==> flow/design.v <==
module keypad_encoder_4x4(input [7:0]data,output reg [3:0] encode_data);
  always @(data) begin
    case(data)
      8'h81: encode_data = 4'd0;
      8'h82: encode_data = 4'd1;
      8'h84: encode_data = 4'd2;
      8'h88: encode_data = 4'd3;
      8'h41: encode_data = 4'd4;
      8'h42: encode_data = 4'd5;
      8'h44: encode_data = 4'd6;
      8'h48: encode_data = 4'd7;
      8'h21: encode_data = 4'd8;
      8'h22: encode_data = 4'd9;
      8'h24: encode_data = 4'd10;
      8'h28: encode_data = 4'd11;
      8'h11: encode_data = 4'd12;
      8'h12: encode_data = 4'd13;
      8'h14: encode_data = 4'd14;
      8'h18: encode_data = 4'd15;
      default: encode_data = 4'd0;
  endcase
 end
endmodule
module keypad_scanner #(parameter rows_count=4, 
                        parameter cols_count=4)(input clk, rst, start, input [rows_count-1:0] rows, input ack, 
                                                output reg[cols_count-1:0] cols,output reg[cols_count+rows_count-1:0] data, output reg done);
  typedef enum {scan_rows, detect_row, wait_key_release} States_e;
  States_e state,nextState;
  always_ff @(posedge clk) begin: rst_clk_blk
    if(!rst) begin
      state <= scan_rows;
    end
    else
      state <= nextState;
  end:rst_clk_blk
  always_ff @(posedge clk) begin: Scanning
   if (!rst) begin 
      cols <= '0;
      cols[0] <= 1; 
   end
   else begin
   if(start == 1) begin:start_fsm
    case(state) 
      scan_rows: begin
                     if(rows == 0) begin
                       cols <= {cols[cols_count-2:0],cols[cols_count-1]}; 
                     end
      end
 endcase
   end
  end
  end:Scanning
  always_comb begin
     case(state) 
      scan_rows: begin 
                   data = '0;
                   done = 0;
                 end
      detect_row: begin 
                    if (ack == 0) begin data = {rows,cols};
                                        done = 1;
                                  end
                    else begin data = 0;
                               done = 0;
                  end
                end            
      wait_key_release: begin 
                   data = 0;
                   done = 0;
                 end  
      default: begin 
                   data = 0;
                   done = 0;
                 end  
    endcase
  end
  always_comb begin: state_change
   case(state) 
     scan_rows: begin
                 if(rows != 0 )
                      nextState = detect_row;
                 else
                      nextState = scan_rows;
     end
     detect_row: if(ack == 1) begin
                    nextState = wait_key_release;
                 end
                 else nextState = detect_row;
     wait_key_release: if(rows != 0) nextState = wait_key_release;
                       else          nextState = scan_rows;
     default: nextState = scan_rows;
   endcase
  end:state_change
endmodule
module keypad_controller #(parameter cols_count=4,parameter rows_count=4)(
                           input clk, rst, enable, ack,
                           output [cols_count-1:0] cols,
                           input [rows_count-1:0]rows,
                           output reg [3:0] encode_data,
                           output reg done);
  wire [cols_count+rows_count-1:0] data;
  keypad_scanner kpad_scanner(.clk(clk), .rst(rst), .start(enable), .rows(rows),.cols(cols),.data(data),.ack(ack),.done(done));
  keypad_encoder_4x4 kpad_encode(.data(data),.encode_data(encode_data));
endmodule
module alu #(parameter BCDdigits=2)(           input [3:0]operator,
					       input bit op1_sign,
					       input bit op2_sign,
                                               input [BCDdigits*4-1:0] operand1,operand2,
                                               output reg [BCDdigits*4*2-1:0]result,
                                               output reg sign);
  parameter plus     = 4'd10;
  parameter subtract = 4'd11;
  parameter mul      = 4'd12;
  parameter div      = 4'd13;
  always_comb begin
     sign = 0;
     case(operator) 
        plus: begin
             if(op1_sign == 0 && op2_sign == 0) begin
	     result =  operand1 + operand2;
             sign = 0;
	     end
	     else if(op1_sign == 0 && op2_sign == 1) begin
	     result =  operand1 - operand2;
             sign = 0;
	     end
	     else if(op1_sign == 1 && op2_sign == 0) begin
	       if (operand1 < operand2) begin
	         result =  operand2 - operand1;
                 sign = 0;
	       end
	       else begin
	         result = operand1 - operand2;
	         sign = 1;
	       end
	       end
	     else begin
	     result =  operand1 + operand2;
             sign = 1;
	     end
            end
        subtract: begin
             if(op1_sign == 0 && op2_sign == 0) begin
	      if (operand1 < operand2) begin
               result = operand2 - operand1;
               sign = 1;
             end
             else begin
               result = operand1 - operand2;
               sign = 0;
             end
             end
            else if(op1_sign == 1 && op2_sign == 1) begin
	      if (operand1 < operand2) begin
               result = operand2 - operand1;
               sign = 0;
             end
             else begin
               result = operand1 - operand2;
               sign = 1;
             end
             end
            else if(op1_sign == 0 && op2_sign == 1) begin
	       result = operand1 + operand2;
               sign = 0;
            end
            else begin
	       result = operand1 + operand2;
               sign = 1;
             end
            end
        mul: begin
             if(op1_sign == 0 && op2_sign == 0) begin
	      result =  operand1 * operand2;
              sign = 0;
	     end
	     else if(op1_sign == 0 && op2_sign == 1) begin
	     result =  operand1 * operand2;
             sign = 1;
	     end
	     else if(op1_sign == 1 && op2_sign == 0) begin
	     result =  operand1 * operand2;
             sign = 1;
	     end
	     else begin
	     result =  operand1 * operand2;
             sign = 0;
	     end
            end
        div: begin
               if(operand2 == 0) result = 0;      
               else  begin
             if(op1_sign == 0 && op2_sign == 0) begin
	      result =  operand1 / operand2;
              sign = 0;
	     end
	     else if(op1_sign == 0 && op2_sign == 1) begin
	     result =  operand1 / operand2;
             sign = 1;
	     end
	     else if(op1_sign == 1 && op2_sign == 0) begin
	     result =  operand1 / operand2;
             sign = 1;
	     end
	     else begin
	     result =  operand1 / operand2;
             sign = 0;
	     end
	       end
            end
        default: begin 
	          result = 0;
		  sign = 0;
		 end
      endcase
  end
endmodule
module BCD2binary #(parameter BCDdigits = 4)(input [BCDdigits*4-1:0] bcd,
                                             output reg [BCDdigits*4-1:0] binary);
 always @(bcd)begin
    binary = bcd[15:12]* 10'd1000 + bcd[11:8] * 8'd100 +bcd[7:4] * 8'd10 + bcd[3:0]; 
 end
endmodule
module binary2BCD(input [15:0] binary,
                  output reg [15:0] bcd);
  reg[3:0] digit1,digit2,digit3,digit4;
  integer counter;
  always @(binary) begin
      digit1 = 0;
      digit2 = 0;
      digit3 = 0;
      digit4 = 0;
      counter = 0;
   if(binary <= 16'h270f) begin   
    for (counter = 15; counter >= 0; counter = counter - 1) begin
      if(digit2 >= 5)  digit2 = digit2 + 3;
      if(digit3 >= 5)  digit3 = digit3 + 3;
      if(digit4 >= 5)  digit4 = digit4 + 3;
      digit1 = digit1 << 1;
      digit1[0] = digit2[3];
      digit2 = digit2 << 1;
      digit2[0] = digit3[3];
      digit3 = digit3 << 1;
      digit3[0] = digit4[3];
      digit4 = digit4 << 1;
      digit4[0] = binary[counter];  
    end
   bcd = {digit1,digit2,digit3,digit4};
  end
  else begin
    bcd = {4'h0,4'ha,4'hb,4'hb};
  end
  end
endmodule
`timescale 1 ns / 1 ns
module control_logic #(parameter BCDdigits=2)(input [3:0] data,
                                            input clk, rst, done,
                                            output reg ack,
                                            output reg [BCDdigits*4*2-1:0] display,
                                            output reg sign);
  typedef enum {start, receiveBCDdigits_set1, receiveOperation, receiveBCDdigits_set2, compute_and_continue, ack_BCDdigits_set1, ack_BCDdigits_set2, ack_operation} States_e;
  States_e state,nextState;
  reg [BCDdigits*4-1:0] operand1,operand2;
  reg [3:0] operator;
  reg op1_sign;
  wire [BCDdigits*4*2-1:0] op_bin1,op_bin2;
  wire [BCDdigits*4*2-1:0] op;
  wire op2_sign,alu_sign;
  reg [15:0] alu_op1,alu_op2;    
  reg [31:0] alu_result;
  reg [15:0] condt_result;
  assign condt_result = (alu_result > 32'd9999) ? '1:alu_result[15:0];
  assign op2_sign = '0;
  alu#(.BCDdigits(4)) alu(.operator(operator),.operand1(op_bin1),.operand2(op_bin2),.result(alu_result),.sign(alu_sign),.op1_sign(op1_sign),.op2_sign(op2_sign));  
  BCD2binary bb1(.bcd(alu_op1),.binary(op_bin1));
  BCD2binary bb2(.bcd(alu_op2),.binary(op_bin2));
  binary2BCD b2b(.binary(condt_result),.bcd(op));
  always_ff @(posedge clk) begin: rst_clk_blk
    if(!rst) begin
     state <= start;
    end
    else
      state <= nextState;
  end:rst_clk_blk
 always @(posedge clk) begin:fsm_logic
      case(state)
        start:   begin  ack <= '0;
                   operand1 <= '0;
                   operand2 <= '0;
                   operator <= '0;
                   alu_op1  <= '0;
                   alu_op2  <= '0; 
                   op1_sign <= '0;
                 end
        receiveBCDdigits_set1: begin 
                            ack <= 1;
                            if(data <= 4'd9) begin   
                              operand1 <= {operand1[BCDdigits*4-4-1:0],data};   
                            end
                            sign <= 0;
                           end
        ack_BCDdigits_set1: 
                            begin 
                               ack <= 0;
                               alu_op1 <= operand1;
                               display <= operand1;
                            end
        receiveOperation: begin
                           ack <= 1;
                           operator <= data[3:0];   
                          end
        ack_operation: 
                       begin 
                          ack <= 0;
                       end
        receiveBCDdigits_set2: begin 
                           ack <= 1;
                             operand2 <= {operand2[BCDdigits*4-4-1:0],data};   
                           sign <= 0;
                         end
        ack_BCDdigits_set2: 
                            begin
                              ack <= 0;
			      sign <= 0;
                              display <= operand2;
                              alu_op2 <= operand2;
                            end
        compute_and_continue: begin 
                         ack <= 1;
                         if(data >=4'd9) begin   
                           if(op != 16'habb) alu_op1 <= op;
                           else alu_op1 <= 0;
                           op1_sign <= alu_sign;
                           operand2 <= '0;
                           alu_op2 <= '0;
                           operator <= data[3:0];
                           display <= op; 
			   sign <= alu_sign;
                         end
                   end
        endcase
  end:fsm_logic
  always_comb begin: always_comb_nextstate
    case(state)
         start:           if(done == 1) nextState = receiveBCDdigits_set1;
                          else nextState = start;
        receiveBCDdigits_set1: 
                          if (done == 1) nextState = ack_BCDdigits_set1;
                          else nextState = receiveBCDdigits_set1;
        ack_BCDdigits_set1: 
                         if(done == 1 && data <= 4'd9) 
                           nextState = receiveBCDdigits_set1;
                         else if (done == 1 && data <=4'd13) 
                           nextState = receiveOperation;
                         else if(done ==1)
                           nextState = start;
                         else nextState = ack_BCDdigits_set1;
        receiveOperation:
                          if(done == 1) nextState = ack_operation;
                          else nextState = receiveOperation;
        ack_operation: 
                     if(done==1)
                       nextState = receiveBCDdigits_set2;
                     else nextState = ack_operation;
        receiveBCDdigits_set2:
                          if (done == 1) nextState = ack_BCDdigits_set2;
                          else nextState = receiveBCDdigits_set2;
        ack_BCDdigits_set2:
                         if(done == 1 && data <= 4'd9) 
                           nextState = receiveBCDdigits_set2;
                         else if (done == 1 && data <= 4'd14) 
                           nextState = compute_and_continue;
                         else if(done ==1)
                           nextState = start;
                         else nextState = ack_BCDdigits_set2;
        compute_and_continue: if (data <= 4'd13)
                           nextState = ack_operation;
                         else if (done == 1)
                           nextState = start;
                         else nextState = compute_and_continue;
        default : nextState = start;       
        endcase
  end: always_comb_nextstate
endmodule
module BCD2seg7 (input [3:0] bcd,
                 output reg [7:0]leds);
	always @(bcd)
		case (bcd)      
			4'h0: leds = 8'b0111_1110;
	   		4'h1: leds = 8'b0011_0000;
			4'h2: leds = 8'b0110_1101;
			4'h3: leds = 8'b0111_1001;
			4'h4: leds = 8'b0011_0011;
			4'h5: leds = 8'b0101_1011;
			4'h6: leds = 8'b0101_1111;
			4'h7: leds = 8'b0111_0000;
			4'h8: leds = 8'b0111_1111;
			4'h9: leds = 8'b0111_1011;
			4'ha: leds = 8'b0100_1111;   
			4'hb: leds = 8'b0000_0101;   
			default: leds = 8'b0000_0000;
		endcase
endmodule
module display #(parameter BCDdigits = 2)(input [BCDdigits*4*2-1:0] display_data,
                                          output wire [7:0]seven_seg_data1,seven_seg_data2,seven_seg_data3,seven_seg_data4);
 BCD2seg7 disp1(.bcd(display_data[15:12]),.leds(seven_seg_data1));
 BCD2seg7 disp2(.bcd(display_data[11:8]),.leds(seven_seg_data2));
 BCD2seg7 disp3(.bcd(display_data[7:4]),.leds(seven_seg_data3));
 BCD2seg7 disp4(.bcd(display_data[3:0]),.leds(seven_seg_data4));
endmodule
`timescale 1 ns / 1 ns
module calculator #(parameter BCDdigits = 2,parameter cols_count=4,parameter rows_count=4)(
                                                                                          input clk,rst,start,
                                                                                          output [cols_count-1:0] cols,
                                                                                          input [rows_count-1:0] rows,
                                                                                          output reg [7:0] digit1,digit2,digit3,digit4,
                                                                                          output reg sign);
  wire [BCDdigits*4*2-1:0] display;
  wire [3:0]encode_data;
  wire done,ack;
  keypad_controller kpad_controller(.clk(clk), .rst(rst), .enable(start), .ack(ack),.cols(cols),.rows(rows),.encode_data(encode_data),.done(done));
  control_logic control_logic(.data(encode_data), .clk(clk), .rst(rst), .done(done), .ack(ack), .display(display),.sign(sign));
  display disp(.display_data(display[15:0]),.seven_seg_data1(digit1),.seven_seg_data2(digit2),.seven_seg_data3(digit3),.seven_seg_data4(digit4));
 endmodule
* From RTL to reports: calculator
What the tools print for calculator, step after step. Lines are those of the file above, counted from 1. Cell names lack the library's common part. A cell with -- has no value.
Set-up: design top calculator, clock port clk, library sky130hd, timing corner tt_025C_1v80

* Word-level counts
Counts by Yosys on the flattened word-level netlist (proc, flatten, opt, wreduce; memories kept). Print and check cells are left out. Cells with the same type and inputs are merged into one. Yosys's memory passes give these memory sizes; they may raise the number of words (mostly to a power of two), join words into wider ones and drop unused or constant bits.
Word-level totals: register bits after elaboration 139, ROM bits 448, clocked read ports x word width 28, memory cells 4, input bits 7, output and inout bits 37, elaborated cells 333
Memories:
- (name not given) | depth 16, width 7, read ports 1, wr ports 0, line 388 | case (bcd)
- (name not given) | depth 16, width 7, read ports 1, wr ports 0, line 388
- (name not given) | depth 16, width 7, read ports 1, wr ports 0, line 388
- (name not given) | depth 16, width 7, read ports 1, wr ports 0, line 388
Cells by class: $add $sub $neg 53, multiply operators 7, divide/modulo/power cells 1, $lt $le $gt $ge 51, equality and inequality tests 31, mux-type cells 144, reduce/logical cells 29
Operator list (number):
- divider 16 x 16 -> 32 bit | 1
- multiplier 16 x 16 -> 32 bit | 1
- two-way mux 32 bit | 9
- two-way mux 4 bit | 71
- parallel mux 32 bit (select 8 bit) | 1
- greater-or-equal comparator 4 x 3 -> 1 bit (second input constant) | 44
- parallel mux 16 bit (select 3 bit) | 3
- adder 4 x 2 -> 4 bit (second input constant) | 34
- == test 32 x 3 -> 1 bit (second input constant) | 4
- parallel mux 32 bit (select 4 bit) | 1
- == test 32 x 2 -> 1 bit (second input constant) | 3
- two-way mux 16 bit | 6
- multiplier 4 x 7 -> 11 bit (second input constant) | 2
- two-way mux 3 bit | 27
- multiplier 4 x 5 -> 9 bit (second input constant) | 2
- == test 32 x 1 -> 1 bit (second input constant) | 2
- zero test 32 bit | 2
- parallel mux 4 bit (select 15 bit) | 1
- multiplier 4 x 3 -> 7 bit (second input constant) | 2
- subtractor 16 x 16 -> 17 bit | 2
- adder 16 x 11 -> 16 bit | 2
- adder 16 x 4 -> 16 bit | 2
- adder 16 x 8 -> 16 bit | 2
- greater-than comparator 32 x 14 -> 1 bit (second input constant) | 1
- == test 8 x 5 -> 1 bit (second input constant) | 4
- == test 8 x 6 -> 1 bit (second input constant) | 4
- == test 8 x 7 -> 1 bit (second input constant) | 4
- two-way mux 8 bit | 4
Other operator kinds: 28; their cells: 75.

* Logic depth
Yosys ltp: most cells in a row. Word level: on the elaborated netlist, between registers, memories and ports. Mapped: between sequential cells and ports; inverters and the memories' decode and read muxes count.
Depth: depth in word-level cells 61, ABC_AREA 0, gate-level depth with buffers 473, gate-level depth less buffers 431

* Netlist
Yosys stat after the flow's synthesis: flattened, memories mapped to cells. It holds for the ABC_AREA given above (unset counts as 0); a run with the other value may have another netlist. Totals and module areas in this step are rounded.
Synthesis totals: mapped cells 4883, cell area after synthesis 36550 µm², sequential area 2713 µm², mapped flip-flops 106, buffer cells 151
Cells by type:
- ha_1 | number 505, total area 6318.56 µm²
- fa_1 | number 114, total area 2.28E+03 µm²
- nor2_1 | number 498, total area 1.87E+03 µm²
- edfxtp_1 | number 59, total area 1.77E+03 µm²
- nand2_1 | number 421, total area 1.58E+03 µm²
- o21a_1 | number 205, total area 1.54E+03 µm²
- inv_1 | number 349, total area 1.31E+03 µm²
- nor3_1 | number 261, total area 1.31E+03 µm²
- a21oi_1 | number 258, total area 1.29E+03 µm²
- xnor2_1 | number 139, total area 1.22E+03 µm²
- dfxtp_1 | number 47, total area 940.902 µm²
- o31ai_1 | number 105, total area 788.256 µm²
- o21ai_0 | number 142, total area 710.682 µm²
- mux2i_1 | number 68, total area 680.653 µm²
- mux2_2 | number 56, total area 630.605 µm²
- a21o_1 | number 81, total area 608.083 µm²
- nand3_1 | number 121, total area 605.581 µm²
- xor2_1 | number 64, total area 560.538 µm²
Other cell types: 132; their cells: 1390. The figures by module come from a second, unflattened synthesis with its own total; it is not the netlist above.
Second synthesis, totals: cell total of the unflattened synthesis 6104, area total of the unflattened synthesis 46270 µm²
Rows give one instance, submodules left out.
Modules:
- alu #(BCDdigits=4) | instances 1, cells 4579, area 33490 µm², sequential area 0.0 µm²
- binary2BCD | instances 1, cells 733, area 4838 µm², sequential area 0.0 µm²
- BCD2binary | instances 2, cells 184, area 1637 µm², sequential area 0.0 µm²
- control_logic | instances 1, cells 231, area 3125 µm², sequential area 2052 µm²
- BCD2seg7 | instances 4, cells 35, area 269.0 µm², sequential area 0.0 µm²
- keypad_scanner | instances 1, cells 36, area 335.3 µm², sequential area 140.1 µm²
- keypad_encoder_4x4 | instances 1, cells 17, area 125.1 µm², sequential area 0.0 µm²
- calculator | instances 1, cells 0, area 0.0 µm², sequential area 0.0 µm²
- display | instances 1, cells 0, area 0.0 µm², sequential area 0.0 µm²
- keypad_controller | instances 1, cells 0, area 0.0 µm², sequential area 0.0 µm²

* Worst setup path after synthesis
OpenSTA on the mapped netlist: ideal clock, no wires. The path of least setup slack (recovery checks aside). Input and output delay are each 20% of the period. Register names are those of the netlist, which keeps one name where synthesis merged equal registers.
Path after synthesis: path type flip-flop to flip-flop, from register control_logic.alu_op2[6], to register (no name shown), period 85.0 ns, setup time 0.070 ns, time at the first pin 0.000 ns, arrival 86.046 ns, data required time 84.930 ns, slack -1.116 ns, path delay 86.116 ns, driving pins on the path 443, path buffers 44, synthesis period reached 86.116 ns
"path delay" = arrival - input delay + setup time. "driving pins on the path": output pins that drive a net of the path, with the launching flip-flop's if there is one; two outputs of one cell count as two. "synthesis period reached" = period - worst setup slack (recovery checks aside). The figure is calculated, with input and output delays left at 20% of the set period. At most two assigning lines are given for a register; there are more.
On the way, after synthesis: cells stage by stage edfxtp_1 ha_1 inv_1 fa_1 inv_1 ha_1 fa_1 inv_1 nand2_1 nor3_1 ha_1 o21a_1 o22ai_1 o311ai_1 and3_1 ha_1 a21o_1 a21oi_1 (+407 left out) a21oi_1 nor2b_1 o21ai_0 nand2b_1 a21oi_1 o2111ai_1 a2111oi_0 nand4_1 a2111oi_0 nand4_1 o31a_1 and2_1 a211oi_1 o21a_1 inv_1 ha_1 o21a_1 a21oi_1, elaborated cells on any way between the ends 82, classes of those cells 20 x add/sub; 2 x mul; 1 x div; 18 x compare; 40 x mux; 1 x reduce/logical
RTL lines, path after synthesis:
- from (decl) | line 269 | reg [15:0] alu_op1,alu_op2;
- from (assign) | line 292 | alu_op2  <= '0;
- from (assign) | line 326 | alu_op2 <= operand2;
No chain of elaborated cells between the ends is given.

* Worst path after layout
Path of least setup slack in the final report of run A (OpenROAD, finished layout, wires in). Where an end is a register, its clock arrival counts in the times.
Path after layout: path type flip-flop to flip-flop, from register control_logic.alu_op2[4], to register (no name shown), period 85.0 ns, setup time 0.06 ns, time at the first pin 0.36 ns, arrival 80.18 ns, data required time 85.30 ns, slack 5.11 ns, driving pins on the path 415, path buffers 13
At most two assigning lines are given for a register; there are more.
On the way, after layout: cells stage by stage edfxtp_1 ha_1 inv_1 fa_1 inv_1 ha_1 fa_2 and2_1 a21oi_2 nor2_4 nand2_2 nor2_1 ha_1 or3_1 o22a_2 a2bb2oi_2 nor2_1 ha_1 (+379 left out) nor2b_1 o21ai_0 nand2b_1 a21oi_1 o2111ai_1 a2111oi_2 nand4_1 a2111oi_2 nand4_1 o31a_4 and2_1 a211oi_4 o21a_2 inv_1 ha_1 mux2i_1 nand2b_1 o21ai_1, elaborated cells on any way between the ends 82, classes of those cells 20 x add/sub; 2 x mul; 1 x div; 18 x compare; 40 x mux; 1 x reduce/logical
RTL lines, path after layout:
- from (decl) | line 269 | reg [15:0] alu_op1,alu_op2;
- from (assign) | line 292 | alu_op2  <= '0;
- from (assign) | line 326 | alu_op2 <= operand2;
No chain of elaborated cells between the ends is given.

Add stored flow runs of calculator

Below are 3 stored runs of the flow (Yosys, OpenROAD; platform sky130hd) on calculator, each with its settings and what was measured, unordered. Constraints: input delay and output delay 20% of the set period each, output load 0.01 pF.
"period reached" is the run's clock period less its worst setup slack. It is reckoned from that one timing run; input and output delays stay at 20% of the period that was set.
Measured values are rounded.

[run A] flow files
==> flow/run.sh <==
#!/bin/bash
# the make line also repeats the synthesis and layout settings of config.mk as NAME=value (left out here)
make -C /OpenROAD-flow-scripts/flow DESIGN_CONFIG=/design/flow/config.mk WORK_HOME=/design/flow/orfs CLKGATE_MAP_FILE= finish
==> flow/config.mk <==
export PLATFORM = sky130hd
export DESIGN_NAME = calculator
export DESIGN_NICKNAME = calculator
export VERILOG_FILES = /design/flow/design.v
export SDC_FILE = /design/flow/constraint.sdc
export NUM_CORES = 4
export LEC_CHECK = 0
export ABC_AREA = 0
export CAP_MARGIN = 15
export CELL_PAD_IN_SITES_DETAIL_PLACEMENT = 1
export CELL_PAD_IN_SITES_GLOBAL_PLACEMENT = 1
export CORE_ASPECT_RATIO = 1.6
export CORE_MARGIN = 2
export CORE_UTILIZATION = 40
export CTS_CLUSTER_DIAMETER = 175
export SLEW_MARGIN = 15
export TNS_END_PERCENT = 10
==> flow/constraint.sdc <==
create_clock -name core_clock -period 85.0 [get_ports {clk}]
set_input_delay 17.0000 -clock core_clock [delete_from_list [all_inputs] [get_ports {clk}]]
set_output_delay 17.0000 -clock core_clock [all_outputs]
set_load 0.01 [all_outputs]

[run A] result: period reached 79.886 ns; netlist area reported by Yosys 36550 µm²; total negative setup slack 0.000 ns; worst-case hold slack 0.520 ns; standard-cell area after routing 41070 µm²; area of the die 93870 µm²; setup slack of the worst path 5.114 ns

[run B] flow files
==> flow/run.sh <==
#!/bin/bash
# the make line also repeats the synthesis and layout settings of config.mk as NAME=value (left out here)
make -C /OpenROAD-flow-scripts/flow DESIGN_CONFIG=/design/flow/config.mk WORK_HOME=/design/flow/orfs CLKGATE_MAP_FILE= finish
==> flow/config.mk <==
export PLATFORM = sky130hd
export DESIGN_NAME = calculator
export DESIGN_NICKNAME = calculator
export VERILOG_FILES = /design/flow/design.v
export SDC_FILE = /design/flow/constraint.sdc
export NUM_CORES = 4
export LEC_CHECK = 0
export ABC_AREA = 0
export CAP_MARGIN = 20
export CELL_PAD_IN_SITES_GLOBAL_PLACEMENT = 1
export CORE_ASPECT_RATIO = 1.14
export CORE_MARGIN = 2
export CORE_UTILIZATION = 30
export CTS_CLUSTER_DIAMETER = 235
export CTS_CLUSTER_SIZE = 63
export GPL_ROUTABILITY_DRIVEN = 1
export MAX_ROUTING_LAYER = met4
export PLACE_DENSITY_LB_ADDON = 0.13
export SLEW_MARGIN = 20
export TNS_END_PERCENT = 10
==> flow/constraint.sdc <==
create_clock -name core_clock -period 140.0 [get_ports {clk}]
set_input_delay 28.0000 -clock core_clock [delete_from_list [all_inputs] [get_ports {clk}]]
set_output_delay 28.0000 -clock core_clock [all_outputs]
set_load 0.01 [all_outputs]

[run B] result: period reached 96.476 ns; netlist area reported by Yosys 36550 µm²; total negative setup slack 0.000 ns; worst-case hold slack 0.509 ns; standard-cell area after routing 39130 µm²; area of the die 124600 µm²; setup slack of the worst path 43.52 ns

[run C] flow files
==> flow/run.sh <==
#!/bin/bash
# the make line also repeats the synthesis and layout settings of config.mk as NAME=value (left out here)
make -C /OpenROAD-flow-scripts/flow DESIGN_CONFIG=/design/flow/config.mk WORK_HOME=/design/flow/orfs CLKGATE_MAP_FILE= finish
==> flow/config.mk <==
export PLATFORM = sky130hd
export DESIGN_NAME = calculator
export DESIGN_NICKNAME = calculator
export VERILOG_FILES = /design/flow/design.v
export SDC_FILE = /design/flow/constraint.sdc
export NUM_CORES = 4
export LEC_CHECK = 0
export ABC_AREA = 1
export CAP_MARGIN = 20
export CELL_PAD_IN_SITES_GLOBAL_PLACEMENT = 1
export CORE_ASPECT_RATIO = 1.14
export CORE_MARGIN = 2
export CORE_UTILIZATION = 30
export CTS_CLUSTER_DIAMETER = 235
export CTS_CLUSTER_SIZE = 63
export GPL_ROUTABILITY_DRIVEN = 1
export MAX_ROUTING_LAYER = met4
export PLACE_DENSITY_LB_ADDON = 0.13
export SLEW_MARGIN = 15
export TNS_END_PERCENT = 10
==> flow/constraint.sdc <==
create_clock -name core_clock -period 140.0 [get_ports {clk}]
set_input_delay 28.0000 -clock core_clock [delete_from_list [all_inputs] [get_ports {clk}]]
set_output_delay 28.0000 -clock core_clock [all_outputs]
set_load 0.01 [all_outputs]

[run C] result: period reached 75.108 ns; netlist area reported by Yosys 42060 µm²; total negative setup slack 0.000 ns; worst-case hold slack 0.468 ns; standard-cell area after routing 44580 µm²; area of the die 143200 µm²; setup slack of the worst path 64.89 ns
